==> flow/design.v <==
`timescale 1ns / 1ps
module dff(      
    input clk,  
    input rst,
    input D,     
    output reg Q
);
    always @(posedge clk) begin
        if (rst)
            Q <= 1'b0;
        else
            Q <= D;
    end
endmodule
module debouncer(
    input clk,  
    input rst,
    input btn_in, 
    output btn_out
    );
    wire Q1, Q2, Q2_bar;
    dff dff1(
        .clk (clk),
        .rst (rst),
        .D (btn_in),
        .Q (Q1)
    );
    dff dff2 (
        .clk (clk),
        .rst (rst),
        .D (Q1),
        .Q (Q2)
    );
    assign Q2_bar  = ~Q2;
    assign btn_out = Q2_bar & Q1;
endmodule
`timescale 1ns / 1ps
module select_phase(
    input clk,       
    input rst,
    input sel,       
    input [7: 0] seg,	 
    input [3: 0] an,		 
    output phase,	 
    output reg [27: 0] pships
    );
    reg [2: 0] sel_count;
    assign phase = (sel_count < 3'd4) ? 0: 1;
    reg [27: 0] guess_bit;
    always @* begin
        guess_bit = 28'd0;
        case (an)
            4'b1110: begin
                case (seg)
                    8'b11111110: guess_bit = 28'd1 << 1;
                    8'b11111101: guess_bit = 28'd1 << 0;
                    8'b11111011: guess_bit = 28'd1 << 4;
                    8'b11110111: guess_bit = 28'd1 << 3;
                    8'b11101111: guess_bit = 28'd1 << 2;
                    8'b11011111: guess_bit = 28'd1 << 6;
                    8'b10111111: guess_bit = 28'd1 << 5;
                    default: ;
                endcase
            end
            4'b1101: begin
                case (seg)
                    8'b11111110: guess_bit = 28'd1 << 8;
                    8'b11111101: guess_bit = 28'd1 << 7;
                    8'b11111011: guess_bit = 28'd1 << 11;
                    8'b11110111: guess_bit = 28'd1 << 10;
                    8'b11101111: guess_bit = 28'd1 << 9;
                    8'b11011111: guess_bit = 28'd1 << 13;
                    8'b10111111: guess_bit = 28'd1 << 12;
                    default: ;
                endcase
            end
            4'b1011: begin
                case (seg)
                    8'b11111110: guess_bit = 28'd1 << 15;
                    8'b11111101: guess_bit = 28'd1 << 14;
                    8'b11111011: guess_bit = 28'd1 << 18;
                    8'b11110111: guess_bit = 28'd1 << 17;
                    8'b11101111: guess_bit = 28'd1 << 16;
                    8'b11011111: guess_bit = 28'd1 << 20;
                    8'b10111111: guess_bit = 28'd1 << 19;
                    default: ;
                endcase
            end
            4'b0111: begin
                case (seg)
                    8'b11111110: guess_bit = 28'd1 << 22;
                    8'b11111101: guess_bit = 28'd1 << 21;
                    8'b11111011: guess_bit = 28'd1 << 25;
                    8'b11110111: guess_bit = 28'd1 << 24;
                    8'b11101111: guess_bit = 28'd1 << 23;
                    8'b11011111: guess_bit = 28'd1 << 27;
                    8'b10111111: guess_bit = 28'd1 << 26;
                    default: ;
                endcase
            end
            default: ;
        endcase      
    end
    always @ (posedge clk) begin
        if (rst) begin
            pships <= 0;
            sel_count <= 0;
        end
        else if(sel && sel_count < 4 && phase == 0) begin
            sel_count <= sel_count + 1'b1;     
            pships <= pships + guess_bit;
        end      
    end      
endmodule
`timescale 1ns / 1ps
module select(
    input clk,
    input rst,
    input phase,      
    input sel,       
    input btnU,      
    input btnD,      
    input btnR,      
    input btnL,      
    output reg [3: 0] an,
    output reg [7: 0] seg,
    output [27:0] pships,
    output [27:0] cships
    );
    always @ (posedge clk) begin
            if (rst) begin
                an <= 4'b1110;
                seg <= 8'b11111110;
            end
            else if (seg == 8'b11111110) begin
                if (btnR) begin
                    an <= (an == 4'b1110) ? 
                        4'b0111: (an >> 1'b1) | 4'd8;     
                end
                else begin
                    seg <= 
                    (btnL ? 8'b11111011:
                    btnU ? 8'b11111101: seg);
                end
            end
            else if (seg == 8'b11111101) begin
                if (btnR) begin
                    an <= (an == 4'b1110) ? 
                        4'b0111: (an >> 1'b1) | 4'd8;     
                end
                else begin
                    seg <= 
                    (btnL ? 8'b11110111:
                    btnD ? 8'b11111110: seg);
                end
            end
            else if (seg == 8'b11111011) begin
                seg <= 
                    (btnR ? 8'b11111110:
                    btnL? 8'b11011111:
                    btnU ? 8'b11110111: seg); 
            end
            else if(seg == 8'b11110111) begin
                seg <= 
                    (btnR ? 8'b11111101:
                    btnL ? 8'b10111111:
                    btnD ? 8'b11111011:
                    btnU ? 8'b11101111: seg); 
            end
            else if (seg == 8'b11101111) begin
                seg <= 
                    (btnR ? 8'b11111101:
                    btnL ? 8'b10111111:
                    btnD ? 8'b11110111: seg);
            end
            else if (seg == 8'b11011111) begin
                if (btnL) begin
                    an <= (an == 4'b0111) ?
                        4'b1110: ((an << 1) | 1'b1);     
                end
                else begin
                    seg <= 
                        (btnR ? 8'b11111011:    
                        btnU ? 8'b10111111: seg);
                end
            end
            else if (8'b10111111) begin
                if (btnL) begin 
                    an <= (an == 4'b0111) ?
                        4'b1110: ((an << 1) | 1'b1);     
                end
                else begin
                    seg <= 
                        (btnR ? 8'b11110111:
                        btnD ? 8'b11011111: seg);
                end
            end
            else begin
                seg <= seg;
            end
    end
endmodule
`timescale 1ns / 1ps
module game_phase(
    input clk,
    input sel,       
	 input sw,
	input rst,
	input phase,		 
    input [7: 0] seg,	 
    input [3: 0] an,		 
    output reg [27: 0] pships,  
    output reg [27: 0] sing_guess
    );
    reg [4: 0] sel_count;
    reg [27: 0] guess_bit;
    reg [27: 0] sing_bit;
    always @* begin
        guess_bit = 28'd0;
        sing_bit = 28'd0;
        case (an)
            4'b1110: begin
                case (seg)
                    8'b11111110: begin guess_bit = 28'd1 << 1; sing_bit = 28'd1 << 1; end
                    8'b11111101: begin guess_bit = 28'd1 << 0; sing_bit = 28'd1 << 0; end
                    8'b11111011: begin guess_bit = 28'd1 << 4; sing_bit = 28'd1 << 4; end
                    8'b11110111: begin guess_bit = 28'd1 << 3; sing_bit = 28'd1 << 3; end
                    8'b11101111: begin guess_bit = 28'd1 << 2; sing_bit = 28'd1 << 2; end
                    8'b11011111: begin guess_bit = 28'd1 << 6; sing_bit = 28'd1 << 6; end
                    8'b10111111: begin guess_bit = 28'd1 << 5; sing_bit = 28'd1 << 5; end
                    default: ;
                endcase
            end
            4'b1101: begin
                case (seg)
                    8'b11111110: begin guess_bit = 28'd1 << 8; sing_bit = 28'd1 << 5; end
                    8'b11111101: begin guess_bit = 28'd1 << 7; sing_bit = 28'd1 << 7; end
                    8'b11111011: begin guess_bit = 28'd1 << 11; sing_bit = 28'd1 << 11; end
                    8'b11110111: begin guess_bit = 28'd1 << 10; sing_bit = 28'd1 << 10; end
                    8'b11101111: begin guess_bit = 28'd1 << 9; sing_bit = 28'd1 << 9; end
                    8'b11011111: begin guess_bit = 28'd1 << 13; sing_bit = 28'd1 << 13; end
                    8'b10111111: begin guess_bit = 28'd1 << 12; sing_bit = 28'd1 << 12; end
                    default: ;
                endcase
            end
            4'b1011: begin
                case (seg)
                    8'b11111110: begin guess_bit = 28'd1 << 15; sing_bit = 28'd1 << 15; end
                    8'b11111101: begin guess_bit = 28'd1 << 14; sing_bit = 28'd1 << 14; end
                    8'b11111011: begin guess_bit = 28'd1 << 18; sing_bit = 28'd1 << 18; end
                    8'b11110111: begin guess_bit = 28'd1 << 17; sing_bit = 28'd1 << 17; end
                    8'b11101111: begin guess_bit = 28'd1 << 16; sing_bit = 28'd1 << 16; end
                    8'b11011111: begin guess_bit = 28'd1 << 20; sing_bit = 28'd1 << 20; end
                    8'b10111111: begin guess_bit = 28'd1 << 19; sing_bit = 28'd1 << 19; end
                    default: ;
                endcase
            end
            4'b0111: begin
                case (seg)
                    8'b11111110: begin guess_bit = 28'd1 << 22; sing_bit = 28'd1 << 22; end
                    8'b11111101: begin guess_bit = 28'd1 << 21; sing_bit = 28'd1 << 21; end
                    8'b11111011: begin guess_bit = 28'd1 << 25; sing_bit = 28'd1 << 25; end
                    8'b11110111: begin guess_bit = 28'd1 << 24; sing_bit = 28'd1 << 24; end
                    8'b11101111: begin guess_bit = 28'd1 << 23; sing_bit = 28'd1 << 23; end
                    8'b11011111: begin guess_bit = 28'd1 << 27; sing_bit = 28'd1 << 27; end
                    8'b10111111: begin guess_bit = 28'd1 << 26; sing_bit = 28'd1 << 26; end
                    default: ;
                endcase
            end
            default: ;
        endcase      
    end
    always @ (posedge clk) begin
		if (rst) begin
				sel_count <= 0;
				pships <= 0;
				sing_guess <= 0;
        end else if(!sw && sel && phase) begin
            sel_count <= sel_count + 1'b1;     
            if (guess_bit != 28'd0) begin
                pships <= pships | guess_bit;
                sing_guess <= sing_bit;
            end
        end      
    end      
endmodule
`timescale 1ns / 1ps
module correct_guess_counter(
    input clk,      
    input rst,
    input sel,
    input phase,
    input sw,
    input [27: 0] c_curr_guess,
    input [27: 0] p_curr_guess,
    input [27: 0] cships,
    input [27: 0] pships,
    output finish
    );
    reg [2: 0] c_correct;
    reg [2: 0] p_correct;
    assign finish = (c_correct >= 4 || p_correct >= 4);
    always @(posedge clk) begin
        if (rst) begin
            c_correct <= 0;
            p_correct <= 0;
        end
        else if(phase && sw && sel) begin 
            c_correct <= c_correct + |(pships & c_curr_guess);
        end
        else if(phase && sel && !sw) begin      
            p_correct <= p_correct + |(cships & p_curr_guess);
        end
    end
endmodule
`timescale 1ns / 1ps
module c_guess_generator
(
    input clk,       
    input rst,
	input sel,
    input sw,        
	input phase,
    output reg [27: 0] comp_guess,
    output reg [27: 0] sing_guess
);
    reg [4:0] counter;
    reg [27: 0] guess;
    always @* begin
        case (counter)
            5'd0: guess = 28'h0000020;    
            5'd1: guess = 28'h0000040;    
            5'd2: guess = 28'h0010000;    
            5'd3: guess = 28'h0400000;    
            5'd4: guess = 28'h0000004;    
            5'd5: guess = 28'h0000080;    
            5'd6: guess = 28'h0000400;    
            5'd7: guess = 28'h0000200;    
            5'd8: guess = 28'h2000000;    
            5'd9: guess = 28'h0080000;    
            5'd10: guess = 28'h4000000;    
            5'd11: guess = 28'h0004000;    
            5'd12: guess = 28'h0000010;    
            5'd13: guess = 28'h0000800;    
            5'd14: guess = 28'h0000100;    
            5'd15: guess = 28'h0000008;    
            5'd16: guess = 28'h0040000;    
            5'd17: guess = 28'h0000001;    
            5'd18: guess = 28'h0002000;    
            5'd19: guess = 28'h0001000;    
            5'd20: guess = 28'h0800000;    
            5'd21: guess = 28'h0100000;    
            5'd22: guess = 28'h0200000;    
            5'd23: guess = 28'h1000000;    
            5'd24: guess = 28'h8000000;    
            5'd25: guess = 28'h0000002;    
            5'd26: guess = 28'h0008000;    
            5'd27: guess = 28'h0020000;    
            default: guess = 28'h0000000;
        endcase
    end
    always @ (posedge clk) begin
		if (rst) begin
			  counter <= 0;
			  comp_guess <= 0;
			  sing_guess <= 0;
        end else if (sw && sel && phase && counter < 5'd28) begin         
            comp_guess <= comp_guess | guess;
            sing_guess <= guess;
            counter <= counter + 1;
        end      
    end      
endmodule
`timescale 1ns / 1ps
module vga640x480(
	input clk,		 
	input phase,			 
    input finish,
	input rst,			 
	input [27: 0] pships,		 
	input [27: 0] cships,		 
	input [27: 0] pguess,		 
	input [27: 0] cguess,		 
	output hsync,		 
	output vsync,		 
	output reg [2:0] red,	 
	output reg [2:0] green,  
	output reg [1:0] blue	 
	);
    reg [27: 0] p_guess_res;
    reg [27: 0] c_guess_res;
    parameter hpixels = 800; 
    parameter vlines = 521;  
    parameter hpulse = 96; 	 
    parameter vpulse = 2; 	 
    parameter hbp = 144; 	 
    parameter hfp = 784; 	 
    parameter vbp = 31; 		 
    parameter vfp = 511; 	 
    parameter mid_v = 271 ;	 
    parameter ship_len = 70;	 
    parameter ship_w = 20; 	 
    parameter in_ship_sep = 10;  
    parameter vf_off = 60;	 
    parameter vb_off = 60;	 
    parameter vm_off = 30;   
    parameter horiz_sep = 24 ; 	 
    parameter c_sh1_x = hfp - horiz_sep - ship_w;
    parameter c_sh1_y = vbp + vb_off;
    parameter c_sh2_x = c_sh1_x;
    parameter c_sh2_y = c_sh1_y + ship_len + in_ship_sep;
    parameter c_sh3_x = c_sh1_x - ship_len - in_ship_sep;
    parameter c_sh3_y = c_sh1_y;
    parameter c_sh4_x = c_sh3_x;
    parameter c_sh4_y = c_sh3_y + ship_len;
    parameter c_sh5_x = c_sh4_x;
    parameter c_sh5_y = c_sh4_y + (in_ship_sep + ship_len - ship_w);
    parameter c_sh6_x = c_sh3_x - ship_w - in_ship_sep;
    parameter c_sh6_y = c_sh1_y;
    parameter c_sh7_x = c_sh6_x;
    parameter c_sh7_y = c_sh6_y + ship_len + in_ship_sep;
    parameter c_sh8_x = c_sh6_x - horiz_sep - ship_w;
    parameter c_sh8_y = vbp + vb_off;
    parameter c_sh9_x = c_sh8_x;
    parameter c_sh9_y = c_sh8_y + ship_len + in_ship_sep;
    parameter c_sh10_x = c_sh8_x - ship_len - in_ship_sep;
    parameter c_sh10_y = c_sh8_y;
    parameter c_sh11_x = c_sh10_x;
    parameter c_sh11_y = c_sh10_y + ship_len;
    parameter c_sh12_x = c_sh10_x;
    parameter c_sh12_y = c_sh11_y + (in_ship_sep + ship_len - ship_w);
    parameter c_sh13_x = c_sh10_x - ship_w - in_ship_sep;
    parameter c_sh13_y = c_sh8_y;
    parameter c_sh14_x = c_sh13_x;
    parameter c_sh14_y = c_sh13_y + ship_len + in_ship_sep;
    parameter c_sh15_x = c_sh13_x - horiz_sep - ship_w;
    parameter c_sh15_y = vbp + vb_off;
    parameter c_sh16_x = c_sh15_x;
    parameter c_sh16_y = c_sh15_y + ship_len + in_ship_sep;
    parameter c_sh17_x = c_sh15_x - ship_len - in_ship_sep;
    parameter c_sh17_y = c_sh15_y;
    parameter c_sh18_x = c_sh17_x;
    parameter c_sh18_y = c_sh17_y + ship_len;
    parameter c_sh19_x = c_sh17_x;
    parameter c_sh19_y = c_sh18_y + (in_ship_sep + ship_len - ship_w);
    parameter c_sh20_x = c_sh17_x - ship_w - in_ship_sep;
    parameter c_sh20_y = c_sh15_y;
    parameter c_sh21_x = c_sh20_x;
    parameter c_sh21_y = c_sh20_y + ship_len + in_ship_sep;
    parameter c_sh22_x = c_sh20_x - horiz_sep - ship_w;
    parameter c_sh22_y = vbp + vb_off;
    parameter c_sh23_x = c_sh22_x;
    parameter c_sh23_y = c_sh22_y + ship_len + in_ship_sep;
    parameter c_sh24_x = c_sh22_x - ship_len - in_ship_sep;
    parameter c_sh24_y = c_sh22_y;
    parameter c_sh25_x = c_sh24_x;
    parameter c_sh25_y = c_sh24_y + ship_len;
    parameter c_sh26_x = c_sh24_x;
    parameter c_sh26_y = c_sh25_y + (in_ship_sep + ship_len - ship_w);
    parameter c_sh27_x = c_sh24_x - ship_w - in_ship_sep;
    parameter c_sh27_y = c_sh22_y;
    parameter c_sh28_x = c_sh27_x;
    parameter c_sh28_y = c_sh27_y + ship_len + in_ship_sep;
	parameter p_sh1_x = hfp - horiz_sep - ship_w;
	parameter p_sh1_y = mid_v + vm_off;
	parameter p_sh2_x = p_sh1_x;
	parameter p_sh2_y = p_sh1_y + ship_len + in_ship_sep;
	parameter p_sh3_x = p_sh1_x - ship_len - in_ship_sep;
	parameter p_sh3_y = p_sh1_y;
	parameter p_sh4_x = p_sh3_x;
	parameter p_sh4_y = p_sh3_y + ship_len;
	parameter p_sh5_x = p_sh4_x;
	parameter p_sh5_y = p_sh4_y + (in_ship_sep + ship_len - ship_w);
	parameter p_sh6_x = p_sh3_x - ship_w - in_ship_sep;
	parameter p_sh6_y = p_sh1_y;
	parameter p_sh7_x = p_sh6_x;
	parameter p_sh7_y = p_sh6_y + ship_len + in_ship_sep;
	parameter p_sh8_x = p_sh6_x - horiz_sep - ship_w;
	parameter p_sh8_y = mid_v + vm_off;
	parameter p_sh9_x = p_sh8_x;
	parameter p_sh9_y = p_sh8_y + ship_len + in_ship_sep;
	parameter p_sh10_x = p_sh8_x - ship_len - in_ship_sep;
	parameter p_sh10_y = p_sh8_y;
	parameter p_sh11_x = p_sh10_x;
	parameter p_sh11_y = p_sh10_y + ship_len;
	parameter p_sh12_x = p_sh10_x;
	parameter p_sh12_y = p_sh11_y + (in_ship_sep + ship_len - ship_w);
	parameter p_sh13_x = p_sh10_x - ship_w - in_ship_sep;
	parameter p_sh13_y = p_sh8_y;
	parameter p_sh14_x = p_sh13_x;
	parameter p_sh14_y = p_sh13_y + ship_len + in_ship_sep;
	parameter p_sh15_x = p_sh13_x - horiz_sep - ship_w;
	parameter p_sh15_y = mid_v + vm_off;
	parameter p_sh16_x = p_sh15_x;
	parameter p_sh16_y = p_sh15_y + ship_len + in_ship_sep;
	parameter p_sh17_x = p_sh15_x - ship_len - in_ship_sep;
	parameter p_sh17_y = p_sh15_y;
	parameter p_sh18_x = p_sh17_x;
	parameter p_sh18_y = p_sh17_y + ship_len;
	parameter p_sh19_x = p_sh17_x;
	parameter p_sh19_y = p_sh18_y + (in_ship_sep + ship_len - ship_w);
	parameter p_sh20_x = p_sh17_x - ship_w - in_ship_sep;
	parameter p_sh20_y = p_sh15_y;
	parameter p_sh21_x = p_sh20_x;
	parameter p_sh21_y = p_sh20_y + ship_len + in_ship_sep;
	parameter p_sh22_x = p_sh20_x - horiz_sep - ship_w;
	parameter p_sh22_y = mid_v + vm_off;
	parameter p_sh23_x = p_sh22_x;
	parameter p_sh23_y = p_sh22_y + ship_len + in_ship_sep;
	parameter p_sh24_x = p_sh22_x - ship_len - in_ship_sep;
	parameter p_sh24_y = p_sh22_y;
	parameter p_sh25_x = p_sh24_x;
	parameter p_sh25_y = p_sh24_y + ship_len;
	parameter p_sh26_x = p_sh24_x;
	parameter p_sh26_y = p_sh25_y + (in_ship_sep + ship_len - ship_w);
	parameter p_sh27_x = p_sh24_x - ship_w - in_ship_sep;
	parameter p_sh27_y = p_sh22_y;
	parameter p_sh28_x = p_sh27_x;
	parameter p_sh28_y = p_sh27_y + ship_len + in_ship_sep;
    reg [9:0] hc;
    reg [9:0] vc;
    always @(posedge clk)
    begin
        if (rst) begin
            hc <= 0;
            vc <= 0;
        end
        else if (hc < hpixels - 1)
            hc <= hc + 1;
        else
        begin
            hc <= 0;
            if (vc < vlines - 1)
                vc <= vc + 1;
            else
                vc <= 0;
        end
    end
    assign hsync = (hc < hpulse) ? 0:1;
    assign vsync = (vc < vpulse) ? 0:1;
    always @(posedge clk) begin
      if (rst) begin
        p_guess_res = 0;
        c_guess_res = 0;
        green = 3'b000;
        red = 3'b000;
        blue = 2'b00;
      end
      else begin
        if(phase) begin
            p_guess_res = p_guess_res | (cships & pguess);   
            c_guess_res = c_guess_res | (pships & cguess);   
        end
        if (vc >= c_sh1_y && vc < c_sh1_y + ship_len && hc >= c_sh1_x && hc < c_sh1_x + ship_w) begin
            if (phase && p_guess_res[0] && pguess[0] && !finish) begin
                green = 3'b000;
                red = 3'b111;
                blue = 2'b00;
            end
            else if (phase && !p_guess_res[0] && pguess[0] && !finish) begin
                green = 3'b000;
                red = 3'b000;
                blue = 2'b11;
            end
            else begin
                green = 3'b101;
                red = 3'b101;
                blue = 2'b10;
            end
        end
        else if (vc >= c_sh2_y && vc < c_sh2_y + ship_len && hc >= c_sh2_x && hc < c_sh2_x  + ship_w) begin
            if (phase && p_guess_res[1] && pguess[1] && !finish) begin
                green = 3'b000;
                red = 3'b111;
                blue = 2'b00;
            end
            else if (phase && !p_guess_res[1] && pguess[1] && !finish) begin
                green = 3'b000;
                red = 3'b000;
                blue = 2'b11;
            end
            else begin
                green = 3'b101;
                red = 3'b101;
                blue = 2'b10;
            end
        end
        else if (vc >= c_sh3_y && vc < c_sh3_y + ship_w && hc >= c_sh3_x && hc < c_sh3_x + ship_len) begin
            if (phase && p_guess_res[2] && pguess[2] && !finish) begin
                green = 3'b000;
                red = 3'b111;
                blue = 2'b00;
            end
            else if (phase && !p_guess_res[2] && pguess[2] && !finish) begin
                green = 3'b000;
                red = 3'b000;
                blue = 2'b11;
            end
            else begin
                green = 3'b101;
                red = 3'b101;
                blue = 2'b10;
            end
        end
        else if (vc >= c_sh4_y && vc < c_sh4_y + ship_w && hc >= c_sh4_x && hc < c_sh4_x + ship_len) begin
            if (phase && p_guess_res[3] && pguess[3] && !finish) begin
                green = 3'b000;
                red = 3'b111;
                blue = 2'b00;
            end
            else if (phase && !p_guess_res[3] && pguess[3] && !finish) begin
                green = 3'b000;
                red = 3'b000;
                blue = 2'b11;
            end
            else begin
                green = 3'b101;
                red = 3'b101;
                blue = 2'b10;
            end
        end
        else if (vc >= c_sh5_y && vc < c_sh5_y + ship_w && hc >= c_sh5_x && hc < c_sh5_x + ship_len) begin
            if (phase && p_guess_res[4] && pguess[4] && !finish) begin
                green = 3'b000;
                red = 3'b111;
                blue = 2'b00;
            end
            else if (phase && !p_guess_res[4] && pguess[4] && !finish) begin
                green = 3'b000;
                red = 3'b000;
                blue = 2'b11;
            end
            else begin
                green = 3'b101;
                red = 3'b101;
                blue = 2'b10;
            end
        end
        else if (vc >= c_sh6_y && vc < c_sh6_y + ship_len && hc >= c_sh6_x && hc < c_sh6_x + ship_w) begin
            if (phase && p_guess_res[5] && pguess[5] && !finish) begin
                green = 3'b000;
                red = 3'b111;
                blue = 2'b00;
            end
            else if (phase && !p_guess_res[5] && pguess[5] && !finish) begin
                green = 3'b000;
                red = 3'b000;
                blue = 2'b11;
            end
            else begin
                green = 3'b101;
                red = 3'b101;
                blue = 2'b10;
            end
        end
        else if (vc >= c_sh7_y && vc < c_sh7_y + ship_len && hc >= c_sh7_x && hc < c_sh7_x + ship_w) begin
            if (phase && p_guess_res[6] && pguess[6] && !finish) begin
                green = 3'b000;
                red = 3'b111;
                blue = 2'b00;
            end
            else if (phase && !p_guess_res[6] && pguess[6] && !finish) begin
                green = 3'b000;
                red = 3'b000;
                blue = 2'b11;
            end
            else begin
                green = 3'b101;
                red = 3'b101;
                blue = 2'b10;
            end
        end
        else if (vc >= c_sh8_y && vc < c_sh8_y + ship_len && hc >= c_sh8_x && hc < c_sh8_x + ship_w) begin
            if (phase && p_guess_res && pguess[7] && !finish) begin
                green = 3'b000;
                red = 3'b111;
                blue = 2'b00;
            end
            else if (phase && !p_guess_res && pguess[7] && !finish) begin
                green = 3'b000;
                red = 3'b000;
                blue = 2'b11;
            end
            else begin
                green = 3'b101;
                red = 3'b101;
                blue = 2'b10;
            end
        end
        else if (vc >= c_sh9_y && vc < c_sh9_y + ship_len && hc >= c_sh9_x && hc < c_sh9_x + ship_w) begin
            if (phase && p_guess_res[8] && pguess[8] && !finish) begin
                green = 3'b000;
                red = 3'b111;
                blue = 2'b00;
            end
            else if (phase && !p_guess_res[8] && pguess[8] && !finish) begin
                green = 3'b000;
                red = 3'b000;
                blue = 2'b11;
            end
            else begin
                green = 3'b101;
                red = 3'b101;
                blue = 2'b10;
            end
        end
        else if (vc >= c_sh10_y && vc < c_sh10_y + ship_w && hc >= c_sh10_x && hc < c_sh10_x + ship_len) begin
            if (phase && p_guess_res[9] && pguess[9] && !finish) begin
                green = 3'b000;
                red = 3'b111;
                blue = 2'b00;
            end
            else if (phase && !p_guess_res[9] && pguess[9] && !finish) begin
                green = 3'b000;
                red = 3'b000;
                blue = 2'b11;
            end
            else begin
                green = 3'b101;
                red = 3'b101;
                blue = 2'b10;
            end
        end
        else if (vc >= c_sh11_y && vc < c_sh11_y + ship_w && hc >= c_sh11_x && hc < c_sh11_x + ship_len) begin
            if (phase && p_guess_res[10] && pguess[10] && !finish) begin
                green = 3'b000;
                red = 3'b111;
                blue = 2'b00;
            end
            else if (phase && !p_guess_res[10] && pguess[10] && !finish) begin
                green = 3'b000;
                red = 3'b000;
                blue = 2'b11;
            end
            else begin
                green = 3'b101;
                red = 3'b101;
                blue = 2'b10;
            end
        end
        else if (vc >= c_sh12_y && vc < c_sh12_y + ship_w && hc >= c_sh12_x && hc < c_sh12_x + ship_len) begin
            if (phase && p_guess_res[11] && pguess[11] && !finish) begin
                green = 3'b000;
                red = 3'b111;
                blue = 2'b00;
            end
            else if (phase && !p_guess_res[11] && pguess[11] && !finish) begin
                green = 3'b000;
                red = 3'b000;
                blue = 2'b11;
            end
            else begin
                green = 3'b101;
                red = 3'b101;
                blue = 2'b10;
            end
        end
        else if (vc >= c_sh13_y && vc < c_sh13_y + ship_len && hc >= c_sh13_x && hc < c_sh13_x + ship_w) begin
            if (phase && p_guess_res[12] && pguess[12] && !finish) begin
                green = 3'b000;
                red = 3'b111;
                blue = 2'b00;
            end
            else if (phase && !p_guess_res[12] && pguess[12] && !finish) begin
                green = 3'b000;
                red = 3'b000;
                blue = 2'b11;
            end
            else begin
                green = 3'b101;
                red = 3'b101;
                blue = 2'b10;
            end
        end
        else if (vc >= c_sh14_y && vc < c_sh14_y + ship_len && hc >= c_sh14_x && hc < c_sh14_x + ship_w) begin
            if (phase && p_guess_res[13] && pguess[13] && !finish) begin
                green = 3'b000;
                red = 3'b111;
                blue = 2'b00;
            end
            else if (phase && !p_guess_res[13] && pguess[13] && !finish) begin
                green = 3'b000;
                red = 3'b000;
                blue = 2'b11;
            end
            else begin
                green = 3'b101;
                red = 3'b101;
                blue = 2'b10;
            end
        end
        else if (vc >= c_sh15_y && vc < c_sh15_y + ship_len && hc >= c_sh15_x && hc < c_sh15_x + ship_w) begin
            if (phase && p_guess_res[14] && pguess[14] && !finish) begin
                green = 3'b000;
                red = 3'b111;
                blue = 2'b00;
            end
            else if (phase && !p_guess_res[14] && pguess[14] && !finish) begin
                green = 3'b000;
                red = 3'b000;
                blue = 2'b11;
            end
            else begin
                green = 3'b101;
                red = 3'b101;
                blue = 2'b10;
            end
        end
        else if (vc >= c_sh16_y && vc < c_sh16_y + ship_len && hc >= c_sh16_x && hc < c_sh16_x + ship_w) begin
            if (phase && p_guess_res[15] && pguess[15] && !finish) begin
                green = 3'b000;
                red = 3'b111;
                blue = 2'b00;
            end
            else if (phase && !p_guess_res[15] && pguess[15] && !finish) begin
                green = 3'b000;
                red = 3'b000;
                blue = 2'b11;
            end
            else begin
                green = 3'b101;
                red = 3'b101;
                blue = 2'b10;
            end
        end
        else if (vc >= c_sh17_y && vc < c_sh17_y + ship_w && hc >= c_sh17_x && hc < c_sh17_x + ship_len) begin
            if (phase && p_guess_res[16] && pguess[16] && !finish) begin
                green = 3'b000;
                red = 3'b111;
                blue = 2'b00;
            end
            else if (phase && !p_guess_res[16] && pguess[16] && !finish) begin
                green = 3'b000;
                red = 3'b000;
                blue = 2'b11;
            end
            else begin
                green = 3'b101;
                red = 3'b101;
                blue = 2'b10;
            end
        end
        else if (vc >= c_sh18_y && vc < c_sh18_y + ship_w && hc >= c_sh18_x && hc < c_sh18_x + ship_len) begin
            if (phase && p_guess_res[17] && pguess[17] && !finish) begin
                green = 3'b000;
                red = 3'b111;
                blue = 2'b00;
            end
            else if (phase && !p_guess_res[17] && pguess[17] && !finish) begin
                green = 3'b000;
                red = 3'b000;
                blue = 2'b11;
            end
            else begin
                green = 3'b101;
                red = 3'b101;
                blue = 2'b10;
            end
        end
        else if (vc >= c_sh19_y && vc < c_sh19_y + ship_w && hc >= c_sh19_x && hc < c_sh19_x + ship_len) begin
            if (phase && p_guess_res[18] && pguess[18] && !finish) begin
                green = 3'b000;
                red = 3'b111;
                blue = 2'b00;
            end
            else if (phase && !p_guess_res[18] && pguess[18] && !finish) begin
                green = 3'b000;
                red = 3'b000;
                blue = 2'b11;
            end
            else begin
                green = 3'b101;
                red = 3'b101;
                blue = 2'b10;
            end
        end
        else if (vc >= c_sh20_y && vc < c_sh20_y + ship_len && hc >= c_sh20_x && hc < c_sh20_x + ship_w) begin
            if (phase && p_guess_res[19] && pguess[19] && !finish) begin
                green = 3'b000;
                red = 3'b111;
                blue = 2'b00;
            end
            else if (phase && !p_guess_res[19] && pguess[19] && !finish) begin
                green = 3'b000;
                red = 3'b000;
                blue = 2'b11;
            end
            else begin
                green = 3'b101;
                red = 3'b101;
                blue = 2'b10;
            end
        end
        else if (vc >= c_sh21_y && vc < c_sh21_y + ship_len && hc >= c_sh21_x && hc < c_sh21_x + ship_w) begin
            if (phase && p_guess_res[20] && pguess[20] && !finish) begin
                green = 3'b000;
                red = 3'b111;
                blue = 2'b00;
            end
            else if (phase && !p_guess_res[20] && pguess[20] && !finish) begin
                green = 3'b000;
                red = 3'b000;
                blue = 2'b11;
            end
            else begin
                green = 3'b101;
                red = 3'b101;
                blue = 2'b10;
            end
        end
        else if (vc >= c_sh22_y && vc < c_sh15_y + ship_len && hc >= c_sh22_x && hc < c_sh22_x + ship_w) begin
            if (phase && p_guess_res[21] && pguess[21] && !finish) begin
                green = 3'b000;
                red = 3'b111;
                blue = 2'b00;
            end
            else if (phase && !p_guess_res[21] && pguess[21] && !finish) begin
                green = 3'b000;
                red = 3'b000;
                blue = 2'b11;
            end
            else begin
                green = 3'b101;
                red = 3'b101;
                blue = 2'b10;
            end
        end
        else if (vc >= c_sh23_y && vc < c_sh23_y + ship_len && hc >= c_sh23_x && hc < c_sh23_x + ship_w) begin
            if (phase && p_guess_res[22] && pguess[22] && !finish) begin
                green = 3'b000;
                red = 3'b111;
                blue = 2'b00;
            end
            else if (phase && !p_guess_res[22] && pguess[22] && !finish) begin
                green = 3'b000;
                red = 3'b000;
                blue = 2'b11;
            end
            else begin
                green = 3'b101;
                red = 3'b101;
                blue = 2'b10;
            end
        end
        else if (vc >= c_sh24_y && vc < c_sh24_y + ship_w && hc >= c_sh24_x && hc < c_sh24_x + ship_len) begin
            if (phase && p_guess_res[23] && pguess[23] && !finish) begin
                green = 3'b000;
                red = 3'b111;
                blue = 2'b00;
            end
            else if (phase && !p_guess_res[23] && pguess[23] && !finish) begin
                green = 3'b000;
                red = 3'b000;
                blue = 2'b11;
            end
            else begin
                green = 3'b101;
                red = 3'b101;
                blue = 2'b10;
            end
        end
        else if (vc >= c_sh25_y && vc < c_sh25_y + ship_w && hc >= c_sh26_x && hc < c_sh26_x + ship_len) begin
            if (phase && p_guess_res[24] && pguess[24] && !finish) begin
                green = 3'b000;
                red = 3'b111;
                blue = 2'b00;
            end
            else if (phase && !p_guess_res[24] && pguess[24] && !finish) begin
                green = 3'b000;
                red = 3'b000;
                blue = 2'b11;
            end
            else begin
                green = 3'b101;
                red = 3'b101;
                blue = 2'b10;
            end
        end
        else if (vc >= c_sh26_y && vc < c_sh26_y + ship_w && hc >= c_sh26_x && hc < c_sh26_x + ship_len) begin
            if (phase && p_guess_res[25] && pguess[25] && !finish) begin
                green = 3'b000;
                red = 3'b111;
                blue = 2'b00;
            end
            else if (phase && !p_guess_res[25] && pguess[25] && !finish) begin
                green = 3'b000;
                red = 3'b000;
                blue = 2'b11;
            end
            else begin
                green = 3'b101;
                red = 3'b101;
                blue = 2'b10;
            end
        end
        else if (vc >= c_sh27_y && vc < c_sh27_y + ship_len && hc >= c_sh27_x && hc < c_sh27_x + ship_w) begin
            if (phase && p_guess_res[26] && pguess[26] && !finish) begin
                green = 3'b000;
                red = 3'b111;
                blue = 2'b00;
            end
            else if (phase && !p_guess_res[26] && pguess[26] && !finish) begin
                green = 3'b000;
                red = 3'b000;
                blue = 2'b11;
            end
            else begin
                green = 3'b101;
                red = 3'b101;
                blue = 2'b10;
            end
        end
        else if (vc >= c_sh28_y && vc < c_sh28_y + ship_len && hc >= c_sh28_x && hc < c_sh28_x + ship_w) begin
            if (phase && p_guess_res[27] && pguess[27] && !finish) begin
                green = 3'b000;
                red = 3'b111;
                blue = 2'b00;
            end
            else if (phase && !p_guess_res[27] && pguess[27] && !finish) begin
                green = 3'b000;
                red = 3'b000;
                blue = 2'b11;
            end
            else begin
                green = 3'b101;
                red = 3'b101;
                blue = 2'b10;
            end
        end
		else if (vc >= p_sh1_y && vc < p_sh1_y + ship_len && hc >= p_sh1_x && hc < p_sh1_x + ship_w) begin
				if (phase && c_guess_res[0] && cguess[0] && !finish) begin
					green = 3'b000;
					red = 3'b111;
					blue = 2'b00;
				end
				else if (pships[0] && !finish) begin
					green = 3'b111;
					red = 3'b111;
					blue = 2'b11;
				end
				else if (phase && !c_guess_res[0] && cguess[0] && !finish) begin
					green = 3'b000;
					red = 3'b000;
					blue = 2'b11;
				end
				else begin
					green = 3'b101;
					red = 3'b101;
					blue = 2'b10;
				end
		end
		else if (vc >= p_sh2_y && vc < p_sh2_y + ship_len && hc >= p_sh2_x && hc < p_sh2_x  + ship_w) begin
				if (phase && c_guess_res[1] && cguess[1] && !finish) begin
					green = 3'b000;
					red = 3'b111;
					blue = 2'b00;
				end
				else if (pships[1] && !finish) begin
					green = 3'b111;
					red = 3'b111;
					blue = 2'b11;
				end
				else if (phase && !c_guess_res[1] && cguess[1] && !finish) begin
					green = 3'b000;
					red = 3'b000;
					blue = 2'b11;
				end
				else begin
					green = 3'b101;
					red = 3'b101;
					blue = 2'b10;
				end
		end
		else if (vc >= p_sh3_y && vc < p_sh3_y + ship_w && hc >= p_sh3_x && hc < p_sh3_x + ship_len) begin
				if (phase && c_guess_res[2] && cguess[2] && !finish) begin
					green = 3'b000;
					red = 3'b111;
					blue = 2'b00;
				end
				else if (pships[2] && !finish) begin
					green = 3'b111;
					red = 3'b111;
					blue = 2'b11;
				end
				else if (phase && !c_guess_res[2] && cguess[2] && !finish) begin
					green = 3'b000;
					red = 3'b000;
					blue = 2'b11;
				end
				else begin
					green = 3'b101;
					red = 3'b101;
					blue = 2'b10;
				end
		end
		else if (vc >= p_sh4_y && vc < p_sh4_y + ship_w && hc >= p_sh4_x && hc < p_sh4_x + ship_len) begin
				if (phase && c_guess_res[3] && cguess[3] && !finish) begin
					green = 3'b000;
					red = 3'b111;
					blue = 2'b00;
				end
				else if (pships[3] && !finish) begin
					green = 3'b111;
					red = 3'b111;
					blue = 2'b11;
				end
				else if (phase && !c_guess_res[3] && cguess[3] && !finish) begin
					green = 3'b000;
					red = 3'b000;
					blue = 2'b11;
				end
				else begin
					green = 3'b101;
					red = 3'b101;
					blue = 2'b10;
				end
		end
		else if (vc >= p_sh5_y && vc < p_sh5_y + ship_w && hc >= p_sh5_x && hc < p_sh5_x + ship_len) begin
				if (phase && c_guess_res[4] && cguess[4] && !finish) begin
					green = 3'b000;
					red = 3'b111;
					blue = 2'b00;
				end
				else if (pships[4] && !finish) begin
					green = 3'b111;
					red = 3'b111;
					blue = 2'b11;
				end
				else if (phase && !c_guess_res[4] && cguess[4] && !finish) begin
					green = 3'b000;
					red = 3'b000;
					blue = 2'b11;
				end
				else begin
					green = 3'b101;
					red = 3'b101;
					blue = 2'b10;
				end
		end
		else if (vc >= p_sh6_y && vc < p_sh6_y + ship_len && hc >= p_sh6_x && hc < p_sh6_x + ship_w) begin
				if (phase && c_guess_res[5] && cguess[5] && !finish) begin
					green = 3'b000;
					red = 3'b111;
					blue = 2'b00;
				end
				else if (pships[5] && !finish) begin
					green = 3'b111;
					red = 3'b111;
					blue = 2'b11;
				end
				else if (phase && !c_guess_res[5] && cguess[5] && !finish) begin
					green = 3'b000;
					red = 3'b000;
					blue = 2'b11;
				end
				else begin
					green = 3'b101;
					red = 3'b101;
					blue = 2'b10;
				end
		end
		else if (vc >= p_sh7_y && vc < p_sh7_y + ship_len && hc >= p_sh7_x && hc < p_sh7_x + ship_w) begin
				if (phase && c_guess_res[6] && cguess[6] && !finish) begin
					green = 3'b000;
					red = 3'b111;
					blue = 2'b00;
				end
				else if (pships[6] && !finish) begin
					green = 3'b111;
					red = 3'b111;
					blue = 2'b11;
				end
				else if (phase && !c_guess_res[6] && cguess[6] && !finish) begin
					green = 3'b000;
					red = 3'b000;
					blue = 2'b11;
				end
				else begin
					green = 3'b101;
					red = 3'b101;
					blue = 2'b10;
				end
		end
		else if (vc >= p_sh8_y && vc < p_sh8_y + ship_len && hc >= p_sh8_x && hc < p_sh8_x + ship_w) begin
				if (phase && c_guess_res[7] && cguess[7] && !finish) begin
					green = 3'b000;
					red = 3'b111;
					blue = 2'b00;
				end
				else if (pships[7] && !finish) begin
					green = 3'b111;
					red = 3'b111;
					blue = 2'b11;
				end
				else if (phase && !c_guess_res[7] && cguess[7] && !finish) begin
					green = 3'b000;
					red = 3'b000;
					blue = 2'b11;
				end
				else begin
					green = 3'b101;
					red = 3'b101;
					blue = 2'b10;
				end
		end
		else if (vc >= p_sh9_y && vc < p_sh9_y + ship_len && hc >= p_sh9_x && hc < p_sh9_x + ship_w) begin
				if (phase && c_guess_res[8] && cguess[8] && !finish) begin
					green = 3'b000;
					red = 3'b111;
					blue = 2'b00;
				end
				else if (pships[8] && !finish) begin
					green = 3'b111;
					red = 3'b111;
					blue = 2'b11;
				end
				else if (phase && !c_guess_res[8] && cguess[8] && !finish) begin
					green = 3'b000;
					red = 3'b000;
					blue = 2'b11;
				end
				else begin
					green = 3'b101;
					red = 3'b101;
					blue = 2'b10;
				end
		end
		else if (vc >= p_sh10_y && vc < p_sh10_y + ship_w && hc >= p_sh10_x && hc < p_sh10_x + ship_len) begin
				if (phase && c_guess_res[9] && cguess[9] && !finish) begin
					green = 3'b000;
					red = 3'b111;
					blue = 2'b00;
				end
				else if (pships[9] && !finish) begin
					green = 3'b111;
					red = 3'b111;
					blue = 2'b11;
				end
				else if (phase && !c_guess_res[9] && cguess[9] && !finish) begin
					green = 3'b000;
					red = 3'b000;
					blue = 2'b11;
				end
				else begin
					green = 3'b101;
					red = 3'b101;
					blue = 2'b10;
				end
		end
		else if (vc >= p_sh11_y && vc < p_sh11_y + ship_w && hc >= p_sh11_x && hc < p_sh11_x + ship_len) begin
				if (phase && c_guess_res[10] && cguess[10] && !finish) begin
					green = 3'b000;
					red = 3'b111;
					blue = 2'b00;
				end
				else if (pships[10] && !finish) begin
					green = 3'b111;
					red = 3'b111;
					blue = 2'b11;
				end
				else if (phase && !c_guess_res[10] && cguess[10] && !finish) begin
					green = 3'b000;
					red = 3'b000;
					blue = 2'b11;
				end
				else begin
					green = 3'b101;
					red = 3'b101;
					blue = 2'b10;
				end
		end
		else if (vc >= p_sh12_y && vc < p_sh12_y + ship_w && hc >= p_sh12_x && hc < p_sh12_x + ship_len) begin
				if (phase && c_guess_res[11] && cguess[11] && !finish) begin
					green = 3'b000;
					red = 3'b111;
					blue = 2'b00;
				end
				else if (pships[11] && !finish) begin
					green = 3'b111;
					red = 3'b111;
					blue = 2'b11;
				end
				else if (phase && !c_guess_res[11] && cguess[11] && !finish) begin
					green = 3'b000;
					red = 3'b000;
					blue = 2'b11;
				end
				else begin
					green = 3'b101;
					red = 3'b101;
					blue = 2'b10;
				end
		end
		else if (vc >= p_sh13_y && vc < p_sh13_y + ship_len && hc >= p_sh13_x && hc < p_sh13_x + ship_w) begin
				if (phase && c_guess_res[12] && cguess[12] && !finish) begin
					green = 3'b000;
					red = 3'b111;
					blue = 2'b00;
				end
				else if (pships[12] && !finish) begin
					green = 3'b111;
					red = 3'b111;
					blue = 2'b11;
				end
				else if (phase && !c_guess_res[12] && cguess[12] && !finish) begin
					green = 3'b000;
					red = 3'b000;
					blue = 2'b11;
				end
				else begin
					green = 3'b101;
					red = 3'b101;
					blue = 2'b10;
				end
		end
		else if (vc >= p_sh14_y && vc < p_sh14_y + ship_len && hc >= p_sh14_x && hc < p_sh14_x + ship_w) begin
				if (phase && c_guess_res[13] && cguess[13] && !finish) begin
					green = 3'b000;
					red = 3'b111;
					blue = 2'b00;
				end
				else if (pships[13] && !finish) begin
					green = 3'b111;
					red = 3'b111;
					blue = 2'b11;
				end
				else if (phase && !c_guess_res[13] && cguess[13] && !finish) begin
					green = 3'b000;
					red = 3'b000;
					blue = 2'b11;
				end
				else begin
					green = 3'b101;
					red = 3'b101;
					blue = 2'b10;
				end
		end
		else if (vc >= p_sh15_y && vc < p_sh15_y + ship_len && hc >= p_sh15_x && hc < p_sh15_x + ship_w) begin
				if (phase && c_guess_res[14] && cguess[14] && !finish) begin
					green = 3'b000;
					red = 3'b111;
					blue = 2'b00;
				end
				else if (pships[14] && !finish) begin
					green = 3'b111;
					red = 3'b111;
					blue = 2'b11;
				end
				else if (phase && !c_guess_res[14] && cguess[14] && !finish) begin
					green = 3'b000;
					red = 3'b000;
					blue = 2'b11;
				end
				else begin
					green = 3'b101;
					red = 3'b101;
					blue = 2'b10;
				end
		end
		else if (vc >= p_sh16_y && vc < p_sh16_y + ship_len && hc >= p_sh16_x && hc < p_sh16_x + ship_w) begin
				if (phase && c_guess_res[15] && cguess[15] && !finish) begin
					green = 3'b000;
					red = 3'b111;
					blue = 2'b00;
				end
				else if (pships[15] && !finish) begin
					green = 3'b111;
					red = 3'b111;
					blue = 2'b11;
				end
				else if (phase && !c_guess_res[15] && cguess[15] && !finish) begin
					green = 3'b000;
					red = 3'b000;
					blue = 2'b11;
				end
				else begin
					green = 3'b101;
					red = 3'b101;
					blue = 2'b10;
				end
		end
		else if (vc >= p_sh17_y && vc < p_sh17_y + ship_w && hc >= p_sh17_x && hc < p_sh17_x + ship_len) begin
				if (phase && c_guess_res[16] && cguess[16] && !finish) begin
					green = 3'b000;
					red = 3'b111;
					blue = 2'b00;
				end
				else if (pships[16] && !finish) begin
					green = 3'b111;
					red = 3'b111;
					blue = 2'b11;
				end
				else if (phase && !c_guess_res[16] && cguess[16] && !finish) begin
					green = 3'b000;
					red = 3'b000;
					blue = 2'b11;
				end
				else begin
					green = 3'b101;
					red = 3'b101;
					blue = 2'b10;
				end
		end
		else if (vc >= p_sh18_y && vc < p_sh18_y + ship_w && hc >= p_sh18_x && hc < p_sh18_x + ship_len) begin
				if (phase && c_guess_res[17] && cguess[17] && !finish) begin
					green = 3'b000;
					red = 3'b111;
					blue = 2'b00;
				end
				else if (pships[17] && !finish) begin
					green = 3'b111;
					red = 3'b111;
					blue = 2'b11;
				end
				else if (phase && !c_guess_res[17] && cguess[17] && !finish) begin
					green = 3'b000;
					red = 3'b000;
					blue = 2'b11;
				end
				else begin
					green = 3'b101;
					red = 3'b101;
					blue = 2'b10;
				end
		end
		else if (vc >= p_sh19_y && vc < p_sh19_y + ship_w && hc >= p_sh19_x && hc < p_sh19_x + ship_len) begin
				if (phase && c_guess_res[18] && cguess[18] && !finish) begin
					green = 3'b000;
					red = 3'b111;
					blue = 2'b00;
				end
				else if (pships[18] && !finish) begin
					green = 3'b111;
					red = 3'b111;
					blue = 2'b11;
				end
				else if (phase && !c_guess_res[18] && cguess[18] && !finish) begin
					green = 3'b000;
					red = 3'b000;
					blue = 2'b11;
				end
				else begin
					green = 3'b101;
					red = 3'b101;
					blue = 2'b10;
				end
		end
		else if (vc >= p_sh20_y && vc < p_sh20_y + ship_len && hc >= p_sh20_x && hc < p_sh20_x + ship_w) begin
				if (phase && c_guess_res[19] && cguess[19] && !finish) begin
					green = 3'b000;
					red = 3'b111;
					blue = 2'b00;
				end
				else if (pships[19] && !finish) begin
					green = 3'b111;
					red = 3'b111;
					blue = 2'b11;
				end
				else if (phase && !c_guess_res[19] && cguess[19] && !finish) begin
					green = 3'b000;
					red = 3'b000;
					blue = 2'b11;
				end
				else begin
					green = 3'b101;
					red = 3'b101;
					blue = 2'b10;
				end
		end
		else if (vc >= p_sh21_y && vc < p_sh21_y + ship_len && hc >= p_sh21_x && hc < p_sh21_x + ship_w) begin
				if (phase && c_guess_res[20] && cguess[20] && !finish) begin
					green = 3'b000;
					red = 3'b111;
					blue = 2'b00;
				end
				else if (pships[20] && !finish) begin
					green = 3'b111;
					red = 3'b111;
					blue = 2'b11;
				end
				else if (phase && !c_guess_res[20] && cguess[20] && !finish) begin
					green = 3'b000;
					red = 3'b000;
					blue = 2'b11;
				end
				else begin
					green = 3'b101;
					red = 3'b101;
					blue = 2'b10;
				end
		end
		else if (vc >= p_sh22_y && vc < p_sh15_y + ship_len && hc >= p_sh22_x && hc < p_sh22_x + ship_w) begin
				if (phase && c_guess_res[21] && cguess[21] && !finish) begin
					green = 3'b000;
					red = 3'b111;
					blue = 2'b00;
				end
				else if (pships[21] && !finish) begin
					green = 3'b111;
					red = 3'b111;
					blue = 2'b11;
				end
				else if (phase && !c_guess_res[21] && cguess[21] && !finish) begin
					green = 3'b000;
					red = 3'b000;
					blue = 2'b11;
				end
				else begin
					green = 3'b101;
					red = 3'b101;
					blue = 2'b10;
				end
		end
		else if (vc >= p_sh23_y && vc < p_sh23_y + ship_len && hc >= p_sh23_x && hc < p_sh23_x + ship_w) begin
				if (phase && c_guess_res[22] && cguess[22] && !finish) begin
					green = 3'b000;
					red = 3'b111;
					blue = 2'b00;
				end
				else if (pships[22] && !finish) begin
					green = 3'b111;
					red = 3'b111;
					blue = 2'b11;
				end
				else if (phase && !c_guess_res[22] && cguess[22] && !finish) begin
					green = 3'b000;
					red = 3'b000;
					blue = 2'b11;
				end
				else begin
					green = 3'b101;
					red = 3'b101;
					blue = 2'b10;
				end
		end
		else if (vc >= p_sh24_y && vc < p_sh24_y + ship_w && hc >= p_sh24_x && hc < p_sh24_x + ship_len) begin
				if (phase && c_guess_res[23] && cguess[23] && !finish) begin
					green = 3'b000;
					red = 3'b111;
					blue = 2'b00;
				end
				else if (pships[23] && !finish) begin
					green = 3'b111;
					red = 3'b111;
					blue = 2'b11;
				end
				else if (phase && !c_guess_res[23] && cguess[23] && !finish) begin
					green = 3'b000;
					red = 3'b000;
					blue = 2'b11;
				end
				else begin
					green = 3'b101;
					red = 3'b101;
					blue = 2'b10;
				end
		end
		else if (vc >= p_sh25_y && vc < p_sh25_y + ship_w && hc >= p_sh26_x && hc < p_sh26_x + ship_len) begin
				if (phase && c_guess_res[24] && cguess[24] && !finish) begin
					green = 3'b000;
					red = 3'b111;
					blue = 2'b00;
				end
				else if (pships[24] && !finish) begin
					green = 3'b111;
					red = 3'b111;
					blue = 2'b11;
				end
				else if (phase && !c_guess_res[24] && cguess[24] && !finish) begin
					green = 3'b000;
					red = 3'b000;
					blue = 2'b11;
				end
				else begin
					green = 3'b101;
					red = 3'b101;
					blue = 2'b10;
				end
		end
		else if (vc >= p_sh26_y && vc < p_sh26_y + ship_w && hc >= p_sh26_x && hc < p_sh26_x + ship_len) begin
				if (phase && c_guess_res[25] && cguess[25] && !finish) begin
					green = 3'b000;
					red = 3'b111;
					blue = 2'b00;
				end
				else if (pships[25] && !finish) begin
					green = 3'b111;
					red = 3'b111;
					blue = 2'b11;
				end
				else if (phase && !c_guess_res[25] && cguess[25] && !finish) begin
					green = 3'b000;
					red = 3'b000;
					blue = 2'b11;
				end
				else begin
					green = 3'b101;
					red = 3'b101;
					blue = 2'b10;
				end
		end
		else if (vc >= p_sh27_y && vc < p_sh27_y + ship_len && hc >= p_sh27_x && hc < p_sh27_x + ship_w) begin
				if (phase && c_guess_res[26] && cguess[26] && !finish) begin
					green = 3'b000;
					red = 3'b111;
					blue = 2'b00;
				end
				else if (pships[26] && !finish) begin
					green = 3'b111;
					red = 3'b111;
					blue = 2'b11;
				end
				else if (phase && !c_guess_res[26] && cguess[26] && !finish) begin
					green = 3'b000;
					red = 3'b000;
					blue = 2'b11;
				end
				else begin
					green = 3'b101;
					red = 3'b101;
					blue = 2'b10;
				end
		end
		else if (vc >= p_sh28_y && vc < p_sh28_y + ship_len && hc >= p_sh28_x && hc < p_sh28_x + ship_w) begin
				if (phase && c_guess_res[27] && cguess[27] && !finish) begin
					green = 3'b000;
					red = 3'b111;
					blue = 2'b00;
				end
				else if (pships[27] && !finish) begin
					green = 3'b111;
					red = 3'b111;
					blue = 2'b11;
				end
				else if (phase && !c_guess_res[27] && cguess[27] && !finish) begin
					green = 3'b000;
					red = 3'b000;
					blue = 2'b11;
				end
				else begin
					green = 3'b101;
					red = 3'b101;
					blue = 2'b10;
				end
		end
        else begin
            green = 3'b000;
            red = 3'b000;
            blue = 2'b00;
        end
      end
    end
endmodule
`timescale 1ns / 1ps
module battle_ship(
      input wire clk,			 
      input wire clr,
      input wire btnU,
      input wire btnD,
      input wire btnR,
      input wire btnL,
      input wire sel,
	    input sw,
      output wire [2:0] red,	 
      output wire [2:0] green,   
      output wire [1:0] blue,	     
      output wire [3:0] an,
      output wire [7:0] seg,
      output wire hsync,		 
      output wire vsync			 
	);
	wire clock_4Hz = clk;
	wire clock_25Mhz = clk;
	wire turn;
	wire phase;
  wire finish;
	wire [27: 0] pships;
	wire [27: 0] cships;
  wire [27: 0] c_curr_guess;
  wire [27: 0] p_curr_guess;
	assign cships = 28'b1000000100010000000000010000;
	wire db_btnR;
	wire db_btnL;
	wire db_btnU;
	wire db_btnD;
	wire db_btnSel;
	wire db_btnRst;
	debouncer db_r(
    .clk (clock_4Hz),
		.rst (clr),
    .btn_in (btnR),
    .btn_out (db_btnR)
	);
	debouncer db_l(
		.clk (clock_4Hz),
		.rst (clr),
		.btn_in (btnL),
		.btn_out (db_btnL)
	);
	debouncer db_u(
		.clk (clock_4Hz),
		.rst (clr),
		.btn_in (btnU),
		.btn_out (db_btnU)
	);
	debouncer db_d(
		.clk (clock_4Hz),
		.rst (clr),
		.btn_in (btnD),
		.btn_out (db_btnD)
	);
	debouncer db_sel(
		.clk (clock_4Hz),
		.rst (clr),
		.btn_in (sel),
		.btn_out (db_btnSel)
	);
	assign db_btnRst = clr;
	wire [27:0] cguess;
	wire [27:0] pguess;
	vga640x480 myDisplay(
		.clk(clock_25Mhz),
		.rst(clr),
		.phase(phase),
    .finish (finish),
		.cships(cships),
		.pships(pships),
		.hsync(hsync),
		.vsync(vsync),
		.cguess(cguess),
		.pguess(pguess),
		.red(red),
		.green(green),
		.blue(blue)
	);
	select_phase confirm_select(
		.clk (clock_4Hz),
		.rst (clr),
		.sel (db_btnSel),
		.seg (seg),
		.an (an),
		.phase (phase),
		.pships (pships)
	);
	select mySelections(
		.clk (clock_4Hz),
		.rst (db_btnRst),     	 
		.phase (phase),   		 
		.sel  (db_btnSel),     	 
		.btnU (db_btnU),
		.btnR (db_btnR),
		.btnL (db_btnL),
		.btnD (db_btnD),
		.seg (seg),
		.an (an)
	);
  correct_guess_counter correct_guesses(
      .clk (clock_4Hz),
      .rst (clr),
      .sel (db_btnSel),
      .phase(phase),
      .sw (sw),
      .c_curr_guess (c_curr_guess),
      .p_curr_guess (p_curr_guess),
      .cships (cships),
      .pships (pships),
      .finish (finish)
  ); 
	game_phase myGame(     
		.clk (clock_4Hz),
		.sel (db_btnSel),    
		.rst (db_btnRst),
		.phase (phase),	
		.sw (sw),
		.seg (seg),
		.an (an),
		.pships (pguess),     
    .sing_guess (p_curr_guess)     
	);
	c_guess_generator cguesses
	(
		 .clk (clock_4Hz),
		 .sel (db_btnSel),          
		 .rst (db_btnRst),
		 .sw (sw),
		 .phase (phase),
		 .comp_guess (cguess),
     .sing_guess (c_curr_guess)    
	);
endmodule
==> reports on battle_ship <==
* From RTL to reports: battle_ship
Tool output for the design above before and after an edit, in the order of the flow.
Lines under "before" count in the file above, lines under "after" in the edited file.
"difference": "after" minus "before" as printed here. "relative change": 100 x difference / "before".
Library cell names are shortened.
The mark n/a stands for no value.
- Top :: battle_ship
- Clock :: clk
- Standard-cell library :: sky130hd
- Timing corner :: tt_025C_1v80

* Edit of the RTL
Unified diff, file above to edited file.
A script made this edit. It changes what the design does and was not meant as an optimisation.
#+begin_src diff
@@ -1704,10 +1704,13 @@
 		.btn_out (db_btnU)
 	);
+	wire db_btnD_p, db_btnD_n;
 	debouncer db_d(
 		.clk (clock_4Hz),
 		.rst (clr),
 		.btn_in (btnD),
-		.btn_out (db_btnD)
+		.btn_out (db_btnD_p)
 	);
+	debouncer db_d_b (.clk(clock_4Hz), .rst(clr), .btn_in(~btnD), .btn_out(db_btnD_n));
+	assign db_btnD = db_btnD_p ^ db_btnD_n;
 	debouncer db_sel(
 		.clk (clock_4Hz),
#+end_src

* After elaboration
Counts by Yosys on the flattened word-level netlist (proc, flatten, opt, wreduce; memories kept). Print and check cells are left out.
Yosys's memory passes give these memory sizes; they may raise the number of words (mostly to a power of two), join words into wider ones and drop unused or constant bits.
** Storage and ports
- flip-flop bits (word level) :: before 260, after 262, difference +2, relative change +0.77%
- latch bits :: before 0, after 0, difference 0
- RAM bits :: before 0, after 0, difference 0
- memory bits (read-only) :: before 896, after 896, difference 0, relative change 0.00%
- word width x clocked read ports :: before 28, after 28, difference 0, relative change 0.00%
- memories kept :: before 1, after 1, difference 0, relative change 0.00%
- bits of input ports :: before 8, after 8, difference 0, relative change 0.00%
- output and inout port bits :: before 22, after 22, difference 0, relative change 0.00%
- cells after elaboration :: before 1251, after 1257, difference +6, relative change +0.48%
** Memory list
- shape (words x width / read and write ports) :: before 32x28 r1 w0, after 32x28 r1 w0
** Cells by class
- add/sub/neg operators :: before 7, after 7, difference 0, relative change 0.00%
- multipliers :: before 0, after 0, difference 0
- div/mod/pow operators :: before 0, after 0, difference 0
- $lt $le $gt $ge :: before 49, after 49, difference 0, relative change 0.00%
- equality and inequality tests :: before 23, after 23, difference 0, relative change 0.00%
- shifts and indexed selects :: before 0, after 0, difference 0
- muxes and demuxes :: before 558, after 558, difference 0, relative change 0.00%
- bitwise operators :: before 19, after 23, difference +4, relative change +21.05%
- reduce/logical cells :: before 566, after 566, difference 0, relative change 0.00%
** Operators with widths
- 1-bit NOT :: before 8, after 10, difference +2, relative change +25.00%
- 1-bit bitwise AND :: before 5, after 6, difference +1, relative change +20.00%
- 1-bit bitwise XOR :: before 0, after 1, difference +1
- 1-bit logical AND :: before 496, after 496, difference 0, relative change 0.00%
- 3-bit two-way mux :: before 308, after 308, difference 0, relative change 0.00%
- 2-bit two-way mux :: before 140, after 140, difference 0, relative change 0.00%
The list need not be complete.

* Depth
Yosys ltp: most cells in a row. Word level: on the elaborated netlist, between registers, memories and ports. Mapped: between sequential cells and ports; inverters and the memories' decode and read muxes count.
** Depth
- depth in word-level cells :: before 67, after 67, difference 0, relative change 0.00%
- ABC_AREA :: before 0, after 0
- depth in mapped cells :: before 21, after 19, difference -2, relative change -9.52%
- mapped depth without buffers :: before 20, after 18, difference -2, relative change -10.00%

* Synthesis result
Yosys stat after the flow's synthesis: flattened, memories mapped to cells. It holds for the ABC_AREA given above (unset counts as 0); a run with the other value may have another netlist.
** Cell types
- nand2_1 :: before 220, after 241, difference +21, relative change +9.55%
- o21ai_0 :: before 72, after 91, difference +19, relative change +26.39%
- nor2_1 :: before 307, after 291, difference -16, relative change -5.21%
- nand3_1 :: before 63, after 49, difference -14, relative change -22.22%
- buf_2 :: before 17, after 29, difference +12, relative change +70.59%
The list need not be complete.
** Synthesis totals
- mapped cells :: before 1848, after 1856, difference +8, relative change +0.43%
- mapped area (mm2) :: before 0.0138796, after 0.013777, difference -0.0001026, relative change -0.74%
- sequential area (mm2) :: before 0.0047446, after 0.0047846, difference +0.0000400, relative change +0.84%
- flip-flop cells :: before 237, after 239, difference +2, relative change +0.84%
- buffer cells :: before 111, after 115, difference +4, relative change +3.60%
By module: a second synthesis without flattening, with its own total; a netlist apart from the flattened one above.
** Second synthesis, totals
- cell total of the unflattened synthesis :: before 2413, after 2420, difference +7, relative change +0.29%
- area (unflattened synthesis) (mm2) :: before 0.0185265, after 0.0186204, difference +0.0000939, relative change +0.51%
Rows give one instance, submodules left out.
** Modules, before
- vga640x480 :: instances 1, cells 1168, area 0.0078613 mm2, sequential area 0.0016416 mm2
- c_guess_generator :: instances 1, cells 334, area 0.0030517 mm2, sequential area 0.0017817 mm2
- select_phase :: instances 1, cells 385, area 0.0028252 mm2, sequential area 0.0006206 mm2
before: Modules not listed: 6.
** Modules, after
- vga640x480 :: instances 1, cells 1168, area 0.0078613 mm2, sequential area 0.0016416 mm2
- c_guess_generator :: instances 1, cells 334, area 0.0030517 mm2, sequential area 0.0017817 mm2
- select_phase :: instances 1, cells 385, area 0.0028252 mm2, sequential area 0.0006206 mm2
after: Modules not listed: 6.

* Path before layout
Source: OpenSTA report_checks on the synthesized netlist (no wires, ideal clock, input and output delay 20% of the period each), path of least setup slack; recovery checks are left aside. Register names are those of the netlist, which keeps one name where synthesis merged equal registers.
** Path after synthesis
- kind :: before register to register, after input to register
- from :: before reg mySelections.seg[3], after in sw
- to :: before reg confirm_select.pships[27], after reg (no name shown)
- period (ns) :: before 10.0, after 10.0, difference 0.0, relative change 0.00%
- input delay (ns) :: after 2.000
- setup time (ns) :: before 0.070, after 0.068, difference -0.002
- time at the first pin (ns) :: before 0.000, after 2.000, difference +2.000
- arrival time (ns) :: before 3.761, after 3.546, difference -0.215, relative change -5.72%
- data required time (ns) :: before 9.930, after 9.932, difference +0.002, relative change +0.02%
- setup slack (ns) :: before 6.169, after 6.386, difference +0.217
- delay of the path (ns) :: before 3.831, after 1.614, difference -2.217, relative change -57.87%
- stages :: before 20, after 8, difference -12, relative change -60.00%
- path buffers :: before 1, after 1, difference 0, relative change 0.00%
- synthesis period reached (ns) :: before 3.831, after 3.614, difference -0.217, relative change -5.66%
"delay of the path" = arrival - input delay + setup time.
"stages": output pins that drive a net of the path, with the launching flip-flop's if there is one; two outputs of one cell count as two.
"synthesis period reached" = period - worst setup slack (recovery checks aside). The figure is calculated, with input and output delays left at 20% of the set period.
The rows between start and end are the longest chain of elaborated cells between them; the timing report does not say that the signal goes this way. Where chains are equally long, one stands for them.
A line is the first line of the expression or statement that the cell stems from. Yosys adds cells for indexed reads and writes and turns some case tables into memories.
At most two assigning lines are given for a register; there are more.
On the way, after synthesis, before:
- Cells in the longest elaborated chain :: 4
- Elaborated cells on any way between the ends :: 13
- Those cells by class :: add/sub (1); eq/ne (7); mux (5)
** Ends and longest elaborated chain, after synthesis, before
- start: declaration :: line 126 : output reg [7: 0] seg,
- start: assignment :: line 141 : seg <=
- start: assignment :: line 152 : seg <=
- 8-bit == test :: line 90 : case (seg)
- 28-bit case mux with 7-bit select :: line 90
- 28-bit case mux with 4-bit select :: line 52 : case (an)
- 28-bit adder :: line 111 : pships <= pships + guess_bit;
- end: assignment :: line 106 : pships <= 0;
- end: assignment :: line 111
- end: declaration :: line 45 : output reg [27: 0] pships
On the way, after synthesis, after:
- Cells in the longest elaborated chain :: 5
- Elaborated cells on any way between the ends :: 5
- RTL lines with such cells :: 1
- Those cells by class :: mux (2); reduce/logical (3)
** Ends and longest elaborated chain, after synthesis, after
- start: declaration :: line 1663 : input sw,
- 1-bit logical AND x3 :: line 367 : end else if (sw && sel && phase && counter < 5'd28) begin
- 5-bit two-way mux x2

* Worst path after layout
Path of least setup slack in the final report of each run of pair 1 (OpenROAD, finished layout, wires in). Where an end is a register, its clock arrival counts in the times.
** Path post-layout
- kind :: before register to register, after register to register
- from :: before reg mySelections.seg[1], after reg mySelections.seg[2]
- to :: before reg confirm_select.pships[27], after reg confirm_select.pships[22]
- period (ns) :: before 4.75, after 4.75, difference 0.00, relative change 0.00%
- setup time (ns) :: before 0.07, after 0.11, difference +0.04
- time at the first pin (ns) :: before 0.55, after 0.55, difference 0.00, relative change 0.00%
- arrival time (ns) :: before 4.78, after 4.53, difference -0.25, relative change -5.23%
- data required time (ns) :: before 5.23, after 5.18, difference -0.05, relative change -0.96%
- setup slack (ns) :: before 0.45, after 0.66, difference +0.21
- stages :: before 18, after 19, difference +1, relative change +5.56%
- path buffers :: before 0, after 0, difference 0
The rows between start and end are the longest chain of elaborated cells between them; the timing report does not say that the signal goes this way. Where chains are equally long, one stands for them.
At most two assigning lines are given for a register; there are more.
On the way, post-layout, before:
- Cells in the longest elaborated chain :: 4
- Elaborated cells on any way between the ends :: 13
- Those cells by class :: add/sub (1); eq/ne (7); mux (5)
** Ends and longest elaborated chain, post-layout, before
- start: declaration :: line 126 : output reg [7: 0] seg,
- start: assignment :: line 141 : seg <=
- start: assignment :: line 152 : seg <=
- 8-bit == test :: line 90 : case (seg)
- 28-bit case mux with 7-bit select :: line 90
- 28-bit case mux with 4-bit select :: line 52 : case (an)
- 28-bit adder :: line 111 : pships <= pships + guess_bit;
- end: assignment :: line 106 : pships <= 0;
- end: assignment :: line 111
- end: declaration :: line 45 : output reg [27: 0] pships
On the way, post-layout, after:
- Cells in the longest elaborated chain :: 4
- Elaborated cells on any way between the ends :: 13
- Those cells by class :: add/sub (1); eq/ne (7); mux (5)
** Ends and longest elaborated chain, post-layout, after
- start: declaration :: line 126 : output reg [7: 0] seg,
- start: assignment :: line 141 : seg <=
- start: assignment :: line 152 : seg <=
- 8-bit == test :: line 90 : case (seg)
- 28-bit case mux with 7-bit select :: line 90
- 28-bit case mux with 4-bit select :: line 52 : case (an)
- 28-bit adder :: line 111 : pships <= pships + guess_bit;
- end: assignment :: line 106 : pships <= 0;
- end: assignment :: line 111
- end: declaration :: line 45 : output reg [27: 0] pships

* Flow runs
Both versions went through the flow (Yosys, OpenROAD) with the same settings in each pair. Constraints: input delay and output delay 20% of the set period each, output load 0.01 pF.
Settings, pair 1:
- period_ns :: 4.75
- CAP_MARGIN :: 20
- CORE_MARGIN :: 2
- CORE_UTILIZATION :: 40
- SLEW_MARGIN :: 20
** Final reports, pair 1
- synthesis area (mm2) :: before 0.0138796, after 0.013777, difference -0.0001026, relative change -0.74%
- overall die area (mm2) :: before 0.0362046, after 0.0359425, difference -0.0002621, relative change -0.72%
- standard-cell area after layout (mm2) :: before 0.0153522, after 0.0152346, difference -0.0001176, relative change -0.77%
- final utilization :: before 0.447, after 0.452, difference +0.005
- setup slack of the critical path (ns) :: before 0.450, after 0.656, difference +0.206
- total negative slack (ns) :: before 0.000, after 0.000, difference 0.000
- total power after layout (uW) :: before 4777, after 4915, difference +138, relative change +2.89%
Settings, pair 2:
- CORE_ASPECT_RATIO :: 0.81
- CORE_UTILIZATION :: 56
- GPL_ROUTABILITY_DRIVEN :: 1
- TNS_END_PERCENT :: 60
- period_ns :: 5.22
- CAP_MARGIN :: 20
- CORE_MARGIN :: 2
- SLEW_MARGIN :: 20
** Final reports, pair 2
- synthesis area (mm2) :: before 0.0138796, after 0.013777, difference -0.0001026, relative change -0.74%
- overall die area (mm2) :: before 0.0260676, after 0.0258793, difference -0.0001883, relative change -0.72%
- standard-cell area after layout (mm2) :: before 0.0150019, after 0.0150119, difference +0.0000100, relative change +0.07%
- final utilization :: before 0.62, after 0.622, difference +0.002
- setup slack of the critical path (ns) :: before 0.823, after 1.179, difference +0.356
- total negative slack (ns) :: before 0.000, after 0.000, difference 0.000
- total power after layout (uW) :: before 4275, after 4357, difference +82, relative change +1.92%
"total power after layout" is the tool's figure for a default switching activity; nothing was simulated.
